==> flow/design.v <==
module	ARM_SingleCycle_DataPath
	#(parameter	BusWidth = 32)
	(input logic	i_CLK, i_RESET,
	input logic[1:0]				i_Reg_Src, i_Imm_Src,
	input logic						i_PC_Src, i_ALU_Src, 
	input logic						i_Mem_ToReg,
	input logic						i_Reg_Write,
	input logic[1:0]				i_ALU_Control,
	output logic[3:0]				o_ALU_Flags,
	input logic[23:0]				i_Instr,
	output logic[(BusWidth - 1):0]	o_PC, o_ALU_Result,
	output logic[(BusWidth - 1):0]	o_Write_Data,
	input logic[(BusWidth - 1):0]	i_Read_Data);
	logic[(BusWidth - 1):0]			s_PC_in;
	logic[(BusWidth - 1):0]			s_PC;
	logic[(BusWidth - 1):0]			s_PC_Plus4, s_PC_Plus8;
	logic[3:0]						s_Reg1_Address, s_Reg2_Address;
	logic[(BusWidth - 1):0]			s_Reg1_Data, s_Reg2_Data;
	logic[(BusWidth - 1):0]			s_ExtendedData;
	logic[6:0]						s_Shamt;
	logic[(BusWidth - 1):0]			s_Shifted_Data;
	logic[(BusWidth - 1):0]			s_ALU_Src2;
	logic[(BusWidth - 1):0]			s_ALU_Result;
	logic[(BusWidth - 1):0]			s_Result;
	ARM_Mux2				PC_Source
		(s_PC_Plus4, s_Result,
		i_PC_Src,
		s_PC_in);
	ARM_ProgramCounter		ProgramCounter
		(i_CLK, i_RESET,
		s_PC_in,
		s_PC);
	assign o_PC = s_PC;
	ARM_Adder				NextInstruction_Adder
		(s_PC,  32'd4,
		s_PC_Plus4);
	ARM_Adder				PC_Plus8_Adder
		( 32'd4, s_PC_Plus4,
		s_PC_Plus8);
	ARM_Mux2	Reg1_Source
		(i_Instr[19:16], 4'd15,
		i_Reg_Src[0],
		s_Reg1_Address[3:0]);
	ARM_Mux2	Reg2_Source
		(i_Instr[3:0], i_Instr[15:12],
		i_Reg_Src[1],
		s_Reg2_Address[3:0]);
	ARM_RegisterFile		RegisterFile
		(i_CLK, i_RESET,
		i_Reg_Write,
		s_Reg1_Address, s_Reg2_Address,
		 i_Instr[15:12],
		s_PC_Plus8,
		s_Result,
		s_Reg1_Data, s_Reg2_Data);
	ARM_ExtensionUnit		ExtensionUnit
		(i_Instr[23:0],
		i_Imm_Src,
		s_ExtendedData);
	ARM_Mux2				ALU_Src2_Mux
		(s_Reg2_Data, s_ExtendedData,
		i_ALU_Src,
		s_ALU_Src2);
	ARM_ALU					ALU
		(s_Reg1_Data, s_ALU_Src2,
		i_ALU_Control,
		s_ALU_Result,
		o_ALU_Flags);
	assign o_ALU_Result = s_ALU_Result;
	assign o_Write_Data = s_Reg2_Data;
	ARM_Mux2				Result_Source
		(s_ALU_Result, i_Read_Data,
		i_Mem_ToReg,
		s_Result);
endmodule
module	ARM_ProgramCounter
	#(parameter	AddressBusWidth	= 32)
	(input logic							i_CLK, i_RESET,
	input logic[(AddressBusWidth - 1):0]	i_Address,
	output logic[(AddressBusWidth - 1):0]	o_Address);
	always_ff	@(posedge i_CLK, posedge i_RESET)
	begin
		if (i_RESET)		o_Address <= 'd0;
		else				o_Address <= i_Address;
	end
endmodule
module	ARM_Adder
	#(parameter BusWidth = 32)
	(input logic[(BusWidth - 1):0]	i_Adder_Src1, i_Adder_Src2,
	output logic[(BusWidth - 1):0]	o_Adder_Result);
	assign o_Adder_Result = i_Adder_Src1 + i_Adder_Src2;
endmodule
module	ARM_RegisterFile
	#(parameter	BusWidth			= 32,
				RegisterFileSize	= 15)
	(input logic					i_CLK, i_RESET,
	input logic						i_Write_Enable,
	input logic[3:0]				i_Address_ToRead1, i_Address_ToRead2,
	input logic[3:0]				i_Address_ToWrite,
	input logic[(BusWidth - 1):0]	i_R15,
	input logic[(BusWidth - 1):0]	i_Write_Data,
	output logic[(BusWidth - 1):0]	o_Read_Data1, o_Read_Data2);
	int								i;
	logic[(BusWidth - 1):0]			RegisterFile[(RegisterFileSize - 1):0];
	always_ff	@(posedge i_CLK, posedge i_RESET)
	begin
		if (i_RESET)
		begin
			for (i = 0; i < 15; i = i + 1)		RegisterFile[i] <= 32'd0;
		end
		else if (i_Write_Enable)				RegisterFile[i_Address_ToWrite] <= i_Write_Data;
	end
	assign o_Read_Data1 = (i_Address_ToRead1 == 4'd15) ?	i_R15 : RegisterFile[i_Address_ToRead1];
	assign o_Read_Data2 = (i_Address_ToRead2 == 4'd15) ?	i_R15 : RegisterFile[i_Address_ToRead2];
endmodule
module	ARM_ExtensionUnit
	#(parameter	BusWidth			= 32,
				ExtendableDataWidth	= 24)
	(input logic[(ExtendableDataWidth - 1):0]	i_Data,
	input logic[1:0]							i_ExtensionControl,
	output logic[(BusWidth - 1):0]				o_Extension);
	typedef enum logic[1:0] {IMM_DATA_PROCESSING, IMM_MEM, IMM_BRANCH}	ExtensionType;
	always_comb
	begin
		case (i_ExtensionControl)
			IMM_DATA_PROCESSING:	o_Extension = {24'b0, i_Data[7:0]};
			IMM_MEM:				o_Extension = {20'b0, i_Data[11:0]};
			IMM_BRANCH:				o_Extension = {{6{i_Data[23]}}, i_Data[23:0], 2'b00};
			default:	o_Extension = 32'bx;
		endcase
	end
endmodule
module ARM_Shift
	#(parameter	BusWidth	= 32)
	(input logic[(BusWidth - 1):0]	i_Data,
	input logic[6:0]				i_Shamt,
	output logic[(BusWidth - 1):0]	o_Shifted_Data);
	int		l_Shamt;
	typedef enum logic[1:0]	{LSL, LSR, ASR, ROR}	t_ShiftType;
	logic[1:0]						s_ShiftType;
	assign s_ShiftType = i_Shamt[1:0];
	always_comb
	begin
		case (s_ShiftType)
			LSL:	o_Shifted_Data = (i_Data << i_Shamt[6:2]);
			LSR:	o_Shifted_Data = (i_Data >> i_Shamt[6:2]);
			ASR:	o_Shifted_Data = (i_Data >>> i_Shamt[6:2]);
			ROR:
			begin
				case(i_Shamt[6:2])
					4'd0:	o_Shifted_Data = i_Data;
					4'd1:
					begin
						o_Shifted_Data[((BusWidth - 1) - 1):0] = i_Data >> 1;
						o_Shifted_Data[(BusWidth - 1)] = i_Data[0];
					end
					4'd2:
					begin
						o_Shifted_Data[((BusWidth - 1) - 2):0] = i_Data >> 2;
						o_Shifted_Data[(BusWidth - 1):((BusWidth - 1) - 1)] = i_Data[1:0];
					end
					4'd3:
					begin
						o_Shifted_Data[((BusWidth - 1) - 3):0] = i_Data >> 3;
						o_Shifted_Data[(BusWidth - 1):((BusWidth - 1) - 2)] = i_Data[2:0];
					end
					4'd4:
					begin
						o_Shifted_Data[((BusWidth - 1) - 4):0] = i_Data >> 4;
						o_Shifted_Data[(BusWidth - 1):((BusWidth - 1) - 3)] = i_Data[3:0];
					end
					4'd5:
					begin
						o_Shifted_Data[((BusWidth - 1) - 5):0] = i_Data >> 5;
						o_Shifted_Data[(BusWidth - 1):((BusWidth - 1) - 4)] = i_Data[4:0];
					end
					4'd6:
					begin
						o_Shifted_Data[((BusWidth - 1) - 6):0] = i_Data >> 6;
						o_Shifted_Data[(BusWidth - 1):((BusWidth - 1) - 5)] = i_Data[5:0];
					end
					4'd7:
					begin
						o_Shifted_Data[((BusWidth - 1) - 7):0] = i_Data >> 7;
						o_Shifted_Data[(BusWidth - 1):((BusWidth - 1) - 6)] = i_Data[6:0];
					end
					4'd8:
					begin
						o_Shifted_Data[((BusWidth - 1) - 8):0] = i_Data >> 8;
						o_Shifted_Data[(BusWidth - 1):((BusWidth - 1) - 7)] = i_Data[7:0];
					end
					4'd9:
					begin
						o_Shifted_Data[((BusWidth - 1) - 9):0] = i_Data >> 9;
						o_Shifted_Data[(BusWidth - 1):((BusWidth - 1) - 8)] = i_Data[8:0];
					end
					4'd10:
					begin
						o_Shifted_Data[((BusWidth - 1) - 10):0] = i_Data >> 10;
						o_Shifted_Data[(BusWidth - 1):((BusWidth - 1) - 9)] = i_Data[9:0];
					end
					4'd11:
					begin
						o_Shifted_Data[((BusWidth - 1) - 11):0] = i_Data >> 11;
						o_Shifted_Data[(BusWidth - 1):((BusWidth - 1) - 10)] = i_Data[10:0];
					end
					4'd12:
					begin
						o_Shifted_Data[((BusWidth - 1) - 12):0] = i_Data >> 12;
						o_Shifted_Data[(BusWidth - 1):((BusWidth - 1) - 11)] = i_Data[11:0];
					end
					4'd13:
					begin
						o_Shifted_Data[((BusWidth - 1) - 13):0] = i_Data >> 13;
						o_Shifted_Data[(BusWidth - 1):((BusWidth - 1) - 12)] = i_Data[12:0];
					end
					4'd14:
					begin
						o_Shifted_Data[((BusWidth - 1) - 14):0] = i_Data >> 14;
						o_Shifted_Data[(BusWidth - 1):((BusWidth - 1) - 13)] = i_Data[13:0];
					end
					4'd15:
					begin
						o_Shifted_Data[((BusWidth - 1) - 15):0] = i_Data >> 15;
						o_Shifted_Data[(BusWidth - 1):((BusWidth - 1) - 14)] = i_Data[14:0];
					end
				endcase
			end
		endcase
	end
endmodule
module	ARM_ALU
	#(parameter	BusWidth	= 32)
	(input logic[(BusWidth - 1):0]	i_ALU_Src1, i_ALU_Src2,
	input logic[1:0]				i_ALU_Control,
	output logic[(BusWidth - 1):0]	o_ALU_Result,
	output logic[3:0]				o_ALU_Flags);
	logic[(BusWidth - 1):0]			s_ALU_Result;
	logic							s_Flag_Negative, s_Flag_Zero;
	logic							s_Flag_Carry, s_Flag_Overflow;
	logic[BusWidth:0]				s_Sum_Ext;
	logic							s_Sum_Carry;
	assign s_Sum_Ext = {1'b0, i_ALU_Src1} + {1'b0, i_ALU_Src2};
	assign s_Sum_Carry = s_Sum_Ext[BusWidth];
	typedef enum logic[1:0] {ADD, SUB, AND, ORR}	ALU_Operation;
	always_comb
	begin
		case (i_ALU_Control[1:0])
			ADD:	s_ALU_Result = i_ALU_Src1 + i_ALU_Src2;
			SUB:	s_ALU_Result = i_ALU_Src1 - i_ALU_Src2;
			AND:	s_ALU_Result = i_ALU_Src1 & i_ALU_Src2;
			ORR:	s_ALU_Result = i_ALU_Src1 | i_ALU_Src2;
			default:	s_ALU_Result = 32'b0;
		endcase
	end
	always_comb
	begin
		s_Flag_Negative = (s_ALU_Result[BusWidth - 1] == 1'b1) ?	1'b1 : 1'b0;
		s_Flag_Zero = (s_ALU_Result == 0) ?							1'b1 : 1'b0;
		case (i_ALU_Control[1:0])
			ADD:
			begin
				s_Flag_Carry = s_Sum_Carry;
				s_Flag_Overflow =	((~i_ALU_Src1[BusWidth - 1] & ~i_ALU_Src2[BusWidth - 1] & s_ALU_Result[BusWidth - 1]) |
									(i_ALU_Src1[BusWidth - 1] & i_ALU_Src2[BusWidth - 1] & ~s_ALU_Result[BusWidth - 1]));
			end
			SUB:
			begin
				s_Flag_Carry = (i_ALU_Src1 >= i_ALU_Src2) ?					1'b1 : 1'b0;
				s_Flag_Overflow =	((i_ALU_Src1[BusWidth - 1] & ~i_ALU_Src2[BusWidth - 1] & ~s_ALU_Result[BusWidth - 1]) |
									(~i_ALU_Src1[BusWidth - 1] & i_ALU_Src2[BusWidth - 1] & s_ALU_Result[BusWidth - 1]));
			end
			default:
			begin
				s_Flag_Carry = 1'bx;
				s_Flag_Overflow = 1'bx;
			end
		endcase
	end
	assign o_ALU_Result =	s_ALU_Result;
	assign o_ALU_Flags =	{s_Flag_Negative, s_Flag_Zero,
							s_Flag_Carry, s_Flag_Overflow};
endmodule
module ARM_Mux2
	#(parameter	BusWidth	= 32)
	(input logic[(BusWidth - 1):0]	i_Mux_Src0, i_Mux_Src1,
	input logic						i_Mux_Src_Select,
	output logic[(BusWidth - 1):0]	o_Mux_out);
	assign o_Mux_out = (i_Mux_Src_Select) ?	i_Mux_Src1 : i_Mux_Src0;
endmodule
module ARM_SyngleCycle_Controller
	(input logic		i_CLK, i_RESET,
	input logic[3:0]	i_ALU_Flags,
	output logic[1:0]	o_Reg_Src, o_Imm_Src,
	output logic		o_PC_Src, o_ALU_Src,
	output logic		o_Mem_ToReg,
	output logic		o_Reg_Write, o_Mem_Write,
	output logic[1:0]	o_ALU_Control,
	input logic[15:0]	i_Instr);
	logic[3:0]			s_Cond;
	logic[1:0]			s_Flag_Write;
	logic				s_PC_Src;
	logic				s_Reg_Write, s_Mem_Write;
	logic				s_No_Write;
	logic[1:0]			s_Op;
	logic[5:0]			s_Funct;
	logic[3:0]			s_Rd;
	assign s_Cond	= i_Instr[15:12];
	assign s_Op		= i_Instr[11:10];
	assign s_Funct	= i_Instr[9:4];
	assign s_Rd		= i_Instr[3:0];
	ARM_SyngleCycle_Decoder				Decoder
		(s_Op,
		s_Funct,
		s_Rd,
		s_Flag_Write,
		s_PC_Src,
		s_Reg_Write, s_Mem_Write,
		s_No_Write,
		o_Mem_ToReg,
		o_ALU_Src,
		o_Reg_Src, o_Imm_Src,
		o_ALU_Control);
	ARM_SyngleCycle_ConditionalLogic	ConditionalLogic
		(i_CLK, i_RESET,
		s_Cond,
		i_ALU_Flags,
		s_Flag_Write,
		s_PC_Src,
		s_Reg_Write, s_Mem_Write,
		s_No_Write,
		o_PC_Src,
		o_Reg_Write, o_Mem_Write);
endmodule
module	ARM_SyngleCycle_Decoder
	(input logic[1:0]	i_Op,
	input logic[5:0]	i_Funct,
	input logic[3:0]	i_Rd,
	output logic[1:0]	o_Flag_Write,
	output logic		o_PC_Src,
	output logic		o_Reg_Write, o_Mem_Write,
	output logic		o_No_Write,
	output logic		o_Mem_ToReg,
	output logic		o_ALU_Src,
	output logic[1:0]	o_Reg_Src, o_Imm_Src,
	output logic[1:0]	o_ALU_Control);
	logic				s_ALU_Operation;
	logic				s_Branch;
	ARM_SyngleCycle_ALU_Decoder		ALU_Decoder
		(i_Funct[4:0],
		s_ALU_Operation,
		o_ALU_Control, o_Flag_Write,
		o_No_Write);
	ARM_SyngleCycle_Main_Decoder	Main_Decoder
		(i_Op, {i_Funct[5], i_Funct[0]},
		o_Reg_Src, o_Imm_Src,
		o_ALU_Src,
		o_Reg_Write, o_Mem_Write,
		o_Mem_ToReg,
		s_ALU_Operation,
		s_Branch);
	ARM_SyngleCycle_PC_Logic		PC_Logic
		(i_Rd,
		s_Branch, o_Reg_Write,
		o_PC_Src);
endmodule
module	ARM_SyngleCycle_ALU_Decoder
	(input logic[4:0]	i_Funct,
	input logic			i_ALU_Operation,
	output logic[1:0]	o_ALU_Control, o_Flag_Write,
	output logic		o_No_Write);
	typedef enum logic[3:0]	{ADD = 4'b0100,
							SUB = 4'b0010,
							AND = 4'b0000,
							ORR = 4'b1100,
							CMP = 4'b1010}	InstructionType;
	always_comb
	begin
		if (i_ALU_Operation)
		begin
			o_ALU_Control		= 2'bxx;
			o_No_Write			= 1'bx;
			o_Flag_Write		= 2'b00;
			case (i_Funct[4:1])
				ADD:
				begin
					o_ALU_Control		= 2'b00;
					o_No_Write			= 1'b0;
					if (i_Funct[0])		o_Flag_Write	= 2'b11;
				end
				SUB:
				begin
					o_ALU_Control		= 2'b01;
					o_No_Write			= 1'b0;
					if (i_Funct[0])		o_Flag_Write	= 2'b11;
				end
				AND:
				begin
					o_ALU_Control		= 2'b10;
					o_No_Write			= 1'b0;
					if (i_Funct[0])		o_Flag_Write	= 2'b10;
				end
				ORR:
				begin
					o_ALU_Control		= 2'b11;
					o_No_Write			= 1'b0;
					if (i_Funct[0])		o_Flag_Write	= 2'b10;
				end
				CMP:
				begin
					o_ALU_Control		= 2'b01;
					o_No_Write			= 1'b1;
					if (i_Funct[0])		o_Flag_Write	= 2'b11;
				end
				default:
				begin
					o_ALU_Control		= 2'bxx;
					o_No_Write			= 1'bx;
					o_Flag_Write		= 2'bxx;
				end
			endcase
		end
		else
		begin
			o_ALU_Control	= 2'b0;
			o_Flag_Write	= 2'b0;
			o_No_Write		= 1'b0;
		end
	end
endmodule
module	ARM_SyngleCycle_Main_Decoder
	(input logic[1:0]	i_Op, i_Funct,
	output logic[1:0]	o_Reg_Src, o_Imm_Src,
	output logic		o_ALU_Src,
	output logic		o_Reg_Write, o_Mem_Write,
	output logic		o_Mem_ToReg,
	output logic		o_ALU_Operation,
	output logic		o_Branch);
	typedef enum logic[1:0] {DATA_PROCESSING,
							MEM_CONTROL,
							BRANCH}	InstructionType;
	always_comb
	begin
		case (i_Op)
			DATA_PROCESSING:
			begin
				if (i_Funct[1])
				begin
					o_Branch		= 1'b0;
					o_Mem_ToReg		= 1'b0;
					o_Mem_Write		= 1'b0;
					o_ALU_Src		= 1'b1;
					o_Imm_Src		= 2'b00;
					o_Reg_Write		= 1'b1;
					o_Reg_Src		= 2'bx0;
					o_ALU_Operation	= 1'b1;
				end
				else
				begin
					o_Branch		= 1'b0;
					o_Mem_ToReg		= 1'b0;
					o_Mem_Write		= 1'b0;
					o_ALU_Src		= 1'b0;
					o_Imm_Src		= 2'bxx;
					o_Reg_Write		= 1'b1;
					o_Reg_Src		= 2'b00;
					o_ALU_Operation	= 1'b1;
				end
			end
			MEM_CONTROL:
			begin
				if (i_Funct[0])
				begin
					o_Branch		= 1'b0;
					o_Mem_ToReg		= 1'b1;
					o_Mem_Write		= 1'b0;
					o_ALU_Src		= 1'b1;
					o_Imm_Src		= 2'b01;
					o_Reg_Write		= 1'b1;
					o_Reg_Src		= 2'bx0;
					o_ALU_Operation	= 1'b0;
				end
				else
				begin
					o_Branch		= 1'b0;
					o_Mem_ToReg		= 1'bx;
					o_Mem_Write		= 1'b1;
					o_ALU_Src		= 1'b1;
					o_Imm_Src		= 2'b01;
					o_Reg_Write		= 1'b0;
					o_Reg_Src		= 2'b10;
					o_ALU_Operation	= 1'b0;
				end
			end
			BRANCH:
			begin
				o_Branch		= 1'b1;
				o_Mem_ToReg		= 1'b0;
				o_Mem_Write		= 1'b0;
				o_ALU_Src		= 1'b1;
				o_Imm_Src		= 2'b10;
				o_Reg_Write		= 1'b0;
				o_Reg_Src		= 2'bx1;
				o_ALU_Operation	= 1'b0;
			end
			default:
			begin
				o_Branch		= 1'bx;
				o_Mem_ToReg		= 1'bx;
				o_Mem_Write		= 1'bx;
				o_ALU_Src		= 1'bx;
				o_Imm_Src		= 2'bxx;
				o_Reg_Write		= 1'bx;
				o_Reg_Src		= 2'bxx;
				o_ALU_Operation	= 1'bx;
			end
		endcase
	end
endmodule
module	ARM_SyngleCycle_PC_Logic
	(input logic[3:0]	i_Rd,
	input logic			i_Branch, i_Reg_Write,
	output logic		o_PC_Src);
	assign o_PC_Src = (((i_Rd == 4'd15) & i_Reg_Write) | i_Branch) ?	1'b1 : 1'b0;
endmodule
module	ARM_SyngleCycle_ConditionalLogic
	(input logic		i_CLK, i_RESET,
	input logic[3:0]	i_Cond,
	input logic[3:0]	i_ALU_Flags,
	input logic[1:0]	i_Flag_Write,
	input logic			i_PC_Src,
	input logic			i_Reg_Write, i_Mem_Write,
	input logic			i_No_Write,
	output logic		o_PC_Src,
	output logic		o_Reg_Write, o_Mem_Write);
	logic[1:0]			s_Flags_NZ, s_Flags_CV;
	logic				s_Cond_Executed;
	logic[1:0]			s_Flag_Write;
	assign s_Flag_Write = (s_Cond_Executed) ?	i_Flag_Write : 2'b00;
	always_ff	@(posedge i_CLK, posedge i_RESET)
	begin
		if (i_RESET)
		begin
			s_Flags_NZ <= 2'b00;
			s_Flags_CV <= 2'b00;
		end
		else
		begin
			if (s_Flag_Write[1])	s_Flags_NZ <= i_ALU_Flags[3:2];
			if (s_Flag_Write[0])	s_Flags_CV <= i_ALU_Flags[1:0];
		end
	end
	ARM_SyngleCycle_ConditionCheck	ConditionCheck
		(i_Cond,
		s_Flags_NZ,
		s_Flags_CV,
		s_Cond_Executed);
	always_comb
	begin
		if (s_Cond_Executed)
		begin
			o_PC_Src = i_PC_Src;
			o_Mem_Write = i_Mem_Write;
			if (~i_No_Write)	o_Reg_Write = i_Reg_Write;
			else					o_Reg_Write = 1'b0;
		end
		else
		begin
			o_PC_Src = 1'b0;
			o_Mem_Write = 1'b0;
			o_Reg_Write = 1'b0;
		end
	end
endmodule
module	ARM_SyngleCycle_ConditionCheck
	(input logic[3:0]	i_Cond,
	input logic[1:0]	i_Flags_NZ,
	input logic[1:0]	i_Flags_CV,
	output logic		o_Cond_Executed);
	typedef enum logic[3:0]	{EQ, NE, CS, LO,
							MI, PL, VS, VC,
							HI,	LS, GE, LT,
							GT, LE, AL}	ConditionTyoe;
	always_comb
	begin
		case (i_Cond)
			EQ:	if (i_Flags_NZ[0])		o_Cond_Executed = 1'b1;
				else					o_Cond_Executed = 1'b0;
			NE:	if (i_Flags_NZ[0] == 0)	o_Cond_Executed = 1'b1;
				else					o_Cond_Executed = 1'b0;
			CS:	if (i_Flags_CV[1])		o_Cond_Executed = 1'b1;
				else					o_Cond_Executed = 1'b0;
			LO:	if (i_Flags_CV[1] == 0)	o_Cond_Executed = 1'b1;
				else					o_Cond_Executed = 1'b0;
			MI:	if (i_Flags_NZ[1])		o_Cond_Executed = 1'b1;
				else					o_Cond_Executed = 1'b0;
			PL:	if (i_Flags_NZ[1] == 0)	o_Cond_Executed = 1'b1;
				else					o_Cond_Executed = 1'b0;
			VS:	if (i_Flags_CV[0])		o_Cond_Executed = 1'b1;
				else					o_Cond_Executed = 1'b0;
			VC:	if (i_Flags_CV[0] == 0)	o_Cond_Executed = 1'b1;
				else					o_Cond_Executed = 1'b0;
			HI:	if ((i_Flags_NZ[0] == 0) & (i_Flags_CV[1]))	o_Cond_Executed = 1'b1;
				else										o_Cond_Executed = 1'b0;
			LS:	if ((i_Flags_NZ[0]) | (i_Flags_CV[1] == 0))	o_Cond_Executed = 1'b1;
				else										o_Cond_Executed = 1'b0;
			GE:	if (~((i_Flags_NZ[1]) ^ (i_Flags_CV[0])))	o_Cond_Executed = 1'b1;
				else										o_Cond_Executed = 1'b0;
			LT:	if (((i_Flags_NZ[1]) ^ (i_Flags_CV[0])))	o_Cond_Executed = 1'b1;
				else										o_Cond_Executed = 1'b0;
			GT:	if ((~i_Flags_NZ[0]) & (~((i_Flags_NZ[1]) ^ (i_Flags_CV[0]))))	o_Cond_Executed = 1'b1;
				else															o_Cond_Executed = 1'b0;
			LE:	if ((i_Flags_NZ[0]) | (((i_Flags_NZ[1]) ^ (i_Flags_CV[0]))))	o_Cond_Executed = 1'b1;
				else															o_Cond_Executed = 1'b0;
			AL:	o_Cond_Executed = 1'b1;
			default:	o_Cond_Executed = 1'bx;
		endcase
	end
endmodule
module ARM_SingleCycle_CPU
	#(parameter	BusWidth	= 32)
	(input logic		i_CLK, i_RESET,
	input logic[(BusWidth - 1):0]	i_Instr,
	output logic[(BusWidth - 1):0]	o_PC,
	output logic[(BusWidth - 1):0]	o_Data_Address,
	output logic					o_Mem_Write,
	output logic[(BusWidth - 1):0]	o_Write_Data,
	input logic[(BusWidth - 1):0]	i_Read_Data);
	logic[3:0]			s_ALU_Flags;
	logic[1:0]			s_Reg_Src, s_Imm_Src;
	logic				s_PC_Src, s_ALU_Src;
	logic[1:0]			s_ALU_Control;
	logic				s_Mem_ToReg;
	logic				s_Reg_Write; 
	ARM_SingleCycle_DataPath	Datapath
		(i_CLK, i_RESET,
		s_Reg_Src, s_Imm_Src,
		s_PC_Src, s_ALU_Src,
		s_Mem_ToReg,
		s_Reg_Write,
		s_ALU_Control,
		s_ALU_Flags,
		i_Instr[23:0],
		o_PC, o_Data_Address,
		o_Write_Data,
		i_Read_Data);
	ARM_SyngleCycle_Controller	Controller
		(i_CLK, i_RESET,
		s_ALU_Flags,
		s_Reg_Src, s_Imm_Src,
		s_PC_Src, s_ALU_Src,
		s_Mem_ToReg,
		s_Reg_Write, o_Mem_Write,
		s_ALU_Control,
		{i_Instr[31:20], i_Instr[15:12]});
endmodule
# Tool chain data of ARM_SingleCycle_CPU
# The steps from the RTL of ARM_SingleCycle_CPU to its reports follow in flow order.
# Line numbers count from 1 in the design file above.
# The mark n/a stands for no value.
[setup]
top_module = "ARM_SingleCycle_CPU"
clock_port = "i_CLK"
lib = "sky130hd"
corner = "tt_025C_1v80"

# Elaborated design
# Source: Yosys, flattened and elaborated. Widths are those after wreduce. Registers that Yosys merges into a memory's read port (data or address) are not register bits. Print and check cells do not count.
[word_totals]
ff_bits = 516
input_bits = 66
out_inout_bits = 97
elab_cells = 210
[op_classes]
add_sub_neg = 5
n_cmp = 1
eq_ne = 70
muxes = 60
n_logic = 25
reduce_and_logical = 31
[ops]
columns = ["operator", "n"]
rows = [
  ["32-bit case mux with 15-bit select", 2],
  ["32-bit two-way mux", 5],
  ["4-bit == test (second input constant)", 33],
  ["32-bit case mux with 4-bit select", 1],
  ["32-bit case mux with 3-bit select", 1],
  ["4-bit by 3-bit == test with 1-bit output (second input constant)", 17],
  ["4-bit by 2-bit == test with 1-bit output (second input constant)", 9],
  ["32-bit by 32-bit adder with 33-bit output", 1],
  ["3-bit by 32-bit adder with 32-bit output (first input constant)", 1],
  ["32-bit by 3-bit adder with 32-bit output (second input constant)", 1],
  ["32-bit adder", 1],
  ["32-bit subtractor", 1],
  ["32-bit >= comparator", 1],
  ["32-bit bitwise AND", 1],
  ["32-bit bitwise OR", 1],
  ["32-bit logical NOT", 1],
  ["2-bit AND reduction", 15],
  ["1-bit two-way mux", 27],
  ["4-bit logical NOT", 5],
  ["4-bit by 1-bit == test with 1-bit output (second input constant)", 4],
  ["1-bit case mux with 2-bit select", 8],
  ["2-bit two-way mux", 8],
  ["1-bit case mux with 15-bit select", 1],
  ["2-bit case mux with 3-bit select", 2],
  ["1-bit bitwise AND", 11],
  ["2-bit OR reduction", 5],
  ["2-bit == test (second input constant)", 4],
  ["2-bit case mux with 4-bit select", 1],
]
# Not listed: further kinds 10, cells in them 24.

# Logic depth
# Depth = most cells in a row (Yosys ltp): at word level without a register or memory, in the mapped netlist without a sequential cell, where the memories' decode and read muxes count.
[logic_depth]
depth_word = 13
abc_area = 0
mapped_depth = 29
mapped_depth_nobuf = 25

# After synthesis
# The flow's flattened synthesis, as Yosys stat reports it; memories are mapped. The netlist is that of the ABC_AREA named above (0 if unset); the other value can give another one.
[mapped]
cell_count = 3857
mapped_area_um2 = 32137.1
seq_area_um2 = 12912.4
ffs = 516
buf_cells = 319
[by_type]
columns = ["cell", "n", "type_area_um2"]
rows = [
  ["sky130_fd_sc_hd__dfrtp_1", 516, 1.29E+04],
  ["sky130_fd_sc_hd__o21ai_0", 557, 2.79E+03],
  ["sky130_fd_sc_hd__a22oi_1", 304, 2.28E+03],
  ["sky130_fd_sc_hd__nand2_1", 607, 2.28E+03],
  ["sky130_fd_sc_hd__ha_1", 107, 1.34E+03],
  ["sky130_fd_sc_hd__clkbuf_1", 284, 1.07E+03],
  ["sky130_fd_sc_hd__a21oi_1", 179, 895.859],
  ["sky130_fd_sc_hd__nor2_1", 184, 690.662],
  ["sky130_fd_sc_hd__a222oi_1", 67, 670.643],
  ["sky130_fd_sc_hd__nand4_1", 86, 538.016],
  ["sky130_fd_sc_hd__mux2i_1", 52, 520.499],
  ["sky130_fd_sc_hd__nand3_1", 104, 520.499],
  ["sky130_fd_sc_hd__inv_1", 133, 499.229],
  ["sky130_fd_sc_hd__a21o_1", 58, 435.418],
  ["sky130_fd_sc_hd__xnor2_1", 41, 359.094],
  ["sky130_fd_sc_hd__o22ai_1", 43, 269.008],
  ["sky130_fd_sc_hd__o21a_1", 31, 232.723],
  ["sky130_fd_sc_hd__a221oi_1", 26, 227.718],
]
# Not listed: further types 71, cells in them 478.
# The figures by module come from a second, unflattened synthesis with its own total; it is not the netlist above.
[unflattened]
hier_cells = 4096
area_unflattened_um2 = 40323.7
# Rows give one instance, submodules left out.
[modules]
columns = ["module", "n_inst", "n_cells", "area_um2", "seq_area_um2"]
rows = [
  ["ARM_RegisterFile", 1, 2461, 26818.2, 12011.5],
  ["ARM_ALU", 1, 821, 5555.3, 0.0],
  ["ARM_Adder", 2, 241, 1744.2, 0.0],
  ["ARM_Mux2", 5, 36, 544.3, 0.0],
  ["ARM_ProgramCounter", 1, 33, 804.5, 800.8],
  ["ARM_ExtensionUnit", 1, 45, 311.5, 0.0],
  ["ARM_SyngleCycle_ConditionCheck", 1, 32, 230.2, 0.0],
  ["ARM_SyngleCycle_ConditionalLogic", 1, 14, 181.4, 100.1],
  ["ARM_SyngleCycle_Main_Decoder", 1, 14, 105.1, 0.0],
  ["ARM_SyngleCycle_ALU_Decoder", 1, 10, 85.1, 0.0],
  ["ARM_SyngleCycle_PC_Logic", 1, 2, 15.0, 0.0],
  ["ARM_SingleCycle_DataPath", 1, 2, 7.5, 0.0],
  ["ARM_SingleCycle_CPU", 1, 0, 0.0, 0.0],
  ["ARM_SyngleCycle_Controller", 1, 0, 0.0, 0.0],
  ["ARM_SyngleCycle_Decoder", 1, 0, 0.0, 0.0],
]

# Worst setup path after synthesis
# Source: OpenSTA report_checks on the synthesized netlist (no wires, ideal clock, input and output delay 20% of the period each), path of least setup slack; recovery checks are left aside. Register names are those of the netlist, which keeps one name where synthesis merged equal registers.
[synth_timing]
path_type = "input-to-output"
startpoint = "input port i_Instr[27]"
endpoint = "output port o_Data_Address[31]"
period_ps = 14000
input_delay_ps = 2800
out_delay_ps = 2800
t_first_pin_ps = 2800
arrival_ps = 7648
required_time_ps = 11200
slack_ps = 3552
path_delay_ps = 4848
driving_pins = 26
n_path_buf = 6
synth_period_reached_ps = 10448
# "path_delay_ps" = arrival - input delay + setup time.
# A path that ends at an output port has no setup time.
# "driving_pins" counts driving pins, that of a launching flip-flop among them; a cell with two outputs on the path counts twice.
# "synth_period_reached_ps" = period - worst setup slack (recovery checks aside). The figure is calculated, with input and output delays left at 20% of the set period.
# Between the ends stands the longest chain of elaborated cells between them, by number of cells; it is not shown to be the way that was timed. Of several equally long chains one is given.
# Each line given opens the expression or statement behind the cell; cells for indexed reads and writes are added by Yosys, which also makes memories of some case tables.
[synth_between]
cell_sequence = "sky130_fd_sc_hd__inv_1 > sky130_fd_sc_hd__ha_1 > sky130_fd_sc_hd__clkbuf_1 > sky130_fd_sc_hd__clkbuf_1 > sky130_fd_sc_hd__a31oi_1 > sky130_fd_sc_hd__nor2_1 > sky130_fd_sc_hd__clkbuf_1 > sky130_fd_sc_hd__buf_1 > sky130_fd_sc_hd__a22oi_1 > sky130_fd_sc_hd__nand4_1 > sky130_fd_sc_hd__nor2_1 > sky130_fd_sc_hd__nor2_1 > sky130_fd_sc_hd__nand2_1 > sky130_fd_sc_hd__o21a_1 > sky130_fd_sc_hd__ha_1 > sky130_fd_sc_hd__buf_2 > sky130_fd_sc_hd__nor3b_1 > sky130_fd_sc_hd__nor3_2 > sky130_fd_sc_hd__o211ai_1 > sky130_fd_sc_hd__a221oi_2 > sky130_fd_sc_hd__o211ai_1 > sky130_fd_sc_hd__a311oi_1 > sky130_fd_sc_hd__xnor2_1 > sky130_fd_sc_hd__a221oi_2 > sky130_fd_sc_hd__inv_1 > sky130_fd_sc_hd__buf_4"
elab_chain_len = 9
cells_between = 61
cone_classes = "2 x add/sub; 37 x eq/ne; 14 x mux; 2 x logic; 6 x reduce/logical"
[synth_lines]
columns = ["element", "line_no", "text"]
rows = [
  ["start: declaration", 623, "input logic[(BusWidth - 1):0] i_Instr,"],
  ["2-bit == test", 444, "case (i_Op)"],
  ["2-bit case mux with 3-bit select", 444, ""],
  ["4-bit two-way mux", 289, "assign o_Mux_out = (i_Mux_Src_Select) ? i_Mux_Src1 : i_Mux_Src0;"],
  ["4-bit == test", 114, "assign o_Read_Data2 = (i_Address_ToRead2 == 4'd15) ? i_R15 : RegisterFile[i_Address_ToRead2];"],
  ["32-bit case mux with 15-bit select", 114, ""],
  ["32-bit two-way mux", 114, ""],
  ["32-bit two-way mux", 289, ""],
  ["32-bit subtractor", 250, "SUB: s_ALU_Result = i_ALU_Src1 - i_ALU_Src2;"],
  ["32-bit case mux with 4-bit select", 248, "case (i_ALU_Control[1:0])"],
  ["end: declaration", 625, "output logic[(BusWidth - 1):0] o_Data_Address,"],
]
# Some nets on the timed path still bear RTL names; the line given drives or declares the net.
[synth_named_nets]
columns = ["signal", "line_no", "text"]
rows = [
  ["o_Write_Data[2]", 114, ""],
  ["Datapath.ALU.s_Flag_Negative", 258, "s_Flag_Negative = (s_ALU_Result[BusWidth - 1] == 1'b1) ? 1'b1 : 1'b0;"],
]

# Worst path after layout
# From the final timing report of flow run A: the path of least setup slack in the routed layout; clock arrival at registers is part of the times.
# The report prints the path's times to 10 ps; the period is as set.
[layout_timing]
path_type = "input-to-output"
startpoint = "input port i_Instr[27]"
endpoint = "output port o_Data_Address[25]"
period_ps = 10400
input_delay_ps = 2080
out_delay_ps = 2080
t_first_pin_ps = 2080
arrival_ps = 8990
required_time_ps = 8320
slack_ps = -670
driving_pins = 24
n_path_buf = 6
# Between the ends stands the longest chain of elaborated cells between them, by number of cells; it is not shown to be the way that was timed. Of several equally long chains one is given.
[layout_between]
cell_sequence = "sky130_fd_sc_hd__clkdlybuf4s50_1 > sky130_fd_sc_hd__inv_1 > sky130_fd_sc_hd__ha_1 > sky130_fd_sc_hd__buf_4 > sky130_fd_sc_hd__a21oi_2 > sky130_fd_sc_hd__or2_2 > sky130_fd_sc_hd__nand2_1 > sky130_fd_sc_hd__buf_4 > sky130_fd_sc_hd__a21oi_1 > sky130_fd_sc_hd__nand4_1 > sky130_fd_sc_hd__nor2_1 > sky130_fd_sc_hd__nor2_1 > sky130_fd_sc_hd__a22oi_1 > sky130_fd_sc_hd__buf_4 > sky130_fd_sc_hd__ha_1 > sky130_fd_sc_hd__nor3b_1 > sky130_fd_sc_hd__o31ai_1 > sky130_fd_sc_hd__a211o_1 > sky130_fd_sc_hd__a211oi_1 > sky130_fd_sc_hd__buf_4 > sky130_fd_sc_hd__o211ai_1 > sky130_fd_sc_hd__a221oi_1 > sky130_fd_sc_hd__o21ai_0 > sky130_fd_sc_hd__clkdlybuf4s50_1"
elab_chain_len = 9
cells_between = 61
cone_classes = "2 x add/sub; 37 x eq/ne; 14 x mux; 2 x logic; 6 x reduce/logical"
[layout_lines]
columns = ["element", "line_no", "text"]
rows = [
  ["start: declaration", 623, "input logic[(BusWidth - 1):0] i_Instr,"],
  ["2-bit == test", 444, "case (i_Op)"],
  ["2-bit case mux with 3-bit select", 444, ""],
  ["4-bit two-way mux", 289, "assign o_Mux_out = (i_Mux_Src_Select) ? i_Mux_Src1 : i_Mux_Src0;"],
  ["4-bit == test", 114, "assign o_Read_Data2 = (i_Address_ToRead2 == 4'd15) ? i_R15 : RegisterFile[i_Address_ToRead2];"],
  ["32-bit case mux with 15-bit select", 114, ""],
  ["32-bit two-way mux", 114, ""],
  ["32-bit two-way mux", 289, ""],
  ["32-bit subtractor", 250, "SUB: s_ALU_Result = i_ALU_Src1 - i_ALU_Src2;"],
  ["32-bit case mux with 4-bit select", 248, "case (i_ALU_Control[1:0])"],
  ["end: declaration", 625, "output logic[(BusWidth - 1):0] o_Data_Address,"],
]

# Below are 5 stored runs of the flow (Yosys, OpenROAD; platform sky130hd) on ARM_SingleCycle_CPU, each with its settings and what was measured, unordered. Constraints: input delay and output delay 20% of the set period each, output load 0.01 pF.
# "period_reached_ps" is the run's clock period less its worst setup slack. It is reckoned from that one timing run; input and output delays stay at 20% of the period that was set.
# "worstPathTime_ps" is the time allowed to the run's worst setup path (the clock period less input and output delay, where it has them) less its slack. Clock arrival times count: a late capture clock shortens it, a late launch clock lengthens it.
# "worstPathTime_ps" is known to 10 ps.

[[run]]
name = "flow run A"
[run.settings]
CAP_MARGIN = 25
CORE_MARGIN = 7
CORE_UTILIZATION = 63
CTS_CLUSTER_DIAMETER = 289
CTS_CLUSTER_SIZE = 69
GPL_ROUTABILITY_DRIVEN = 0
PLACE_DENSITY_LB_ADDON = 0.03
SETUP_SLACK_MARGIN = -0.58
SLEW_MARGIN = 15
TNS_END_PERCENT = 65
period_ns = 10.4
[run.results]
period_reached_ps = 11071
worstPathTime_ps = 6910
path_kind = "input-to-output"
post_synth_area_um2 = 32137.1
final_setup_ws_ps = -671
finish.stdcell_area_um2 = 36083.4
layout_utilization_frac = 0.718
die_footprint_um2 = 57530.4
fin_hold_ws_ps = 543

[[run]]
name = "flow run B"
[run.settings]
ABC_AREA = 0
CELL_PAD_IN_SITES_DETAIL_PLACEMENT = 1
CORE_ASPECT_RATIO = 0.59
CORE_MARGIN = 6
CORE_UTILIZATION = 28
CTS_CLUSTER_SIZE = 70
GPL_ROUTABILITY_DRIVEN = 0
MAX_ROUTING_LAYER = "met4"
PLACE_DENSITY_LB_ADDON = 0.19
SETUP_SLACK_MARGIN = -1.53
period_ns = 16.4
CAP_MARGIN = 20
SLEW_MARGIN = 20
[run.results]
period_reached_ps = 15294
worstPathTime_ps = 8730
path_kind = "input-to-output"
post_synth_area_um2 = 32137.1
final_setup_ws_ps = 1106
finish.stdcell_area_um2 = 37309.5
layout_utilization_frac = 0.331
die_footprint_um2 = 123334.0
fin_hold_ws_ps = 514

[[run]]
name = "flow run C"
[run.settings]
ABC_AREA = 0
CAP_MARGIN = 20
CELL_PAD_IN_SITES_DETAIL_PLACEMENT = 1
CELL_PAD_IN_SITES_GLOBAL_PLACEMENT = 1
CORE_ASPECT_RATIO = 1.24
CORE_UTILIZATION = 23
CTS_CLUSTER_SIZE = 10
GPL_ROUTABILITY_DRIVEN = 0
GPL_TIMING_DRIVEN = 1
HOLD_SLACK_MARGIN = -0.07
PLACE_DENSITY = 0.48
SETUP_SLACK_MARGIN = 2.61
SLEW_MARGIN = 5
period_ns = 8.97
CORE_MARGIN = 2
[run.results]
period_reached_ps = 8775
worstPathTime_ps = 5190
path_kind = "input-to-output"
post_synth_area_um2 = 32137.1
final_setup_ws_ps = 195
finish.stdcell_area_um2 = 48391.4
layout_utilization_frac = 0.349
die_footprint_um2 = 142749.0
fin_hold_ws_ps = 507

[[run]]
name = "flow run D"
[run.settings]
ABC_AREA = 1
CORE_ASPECT_RATIO = 1.23
CORE_MARGIN = 6
CORE_UTILIZATION = 28
CTS_CLUSTER_SIZE = 90
PLACE_DENSITY_LB_ADDON = 0.19
SETUP_SLACK_MARGIN = -1.53
period_ns = 16.4
CAP_MARGIN = 20
SLEW_MARGIN = 20
[run.results]
period_reached_ps = 13713
worstPathTime_ps = 7150
path_kind = "input-to-output"
post_synth_area_um2 = 35824.4
final_setup_ws_ps = 2687
finish.stdcell_area_um2 = 41179.5
layout_utilization_frac = 0.324
die_footprint_um2 = 136718.0
fin_hold_ws_ps = 483

[[run]]
name = "flow run E"
[run.settings]
ABC_AREA = 1
CAP_MARGIN = 40
CELL_PAD_IN_SITES_DETAIL_PLACEMENT = 2
CELL_PAD_IN_SITES_GLOBAL_PLACEMENT = 1
CORE_ASPECT_RATIO = 1.8
CORE_UTILIZATION = 67
CTS_CLUSTER_SIZE = 15
GPL_ROUTABILITY_DRIVEN = 0
GPL_TIMING_DRIVEN = 1
HOLD_SLACK_MARGIN = 0.21
MIN_ROUTING_LAYER = "met2"
PLACE_DENSITY = 0.48
SETUP_SLACK_MARGIN = 2.61
SLEW_MARGIN = 5
TNS_END_PERCENT = 90
period_ns = 8.97
CORE_MARGIN = 2
[run.results]
outcome = "did not finish, placement stopped with GPL-0301"
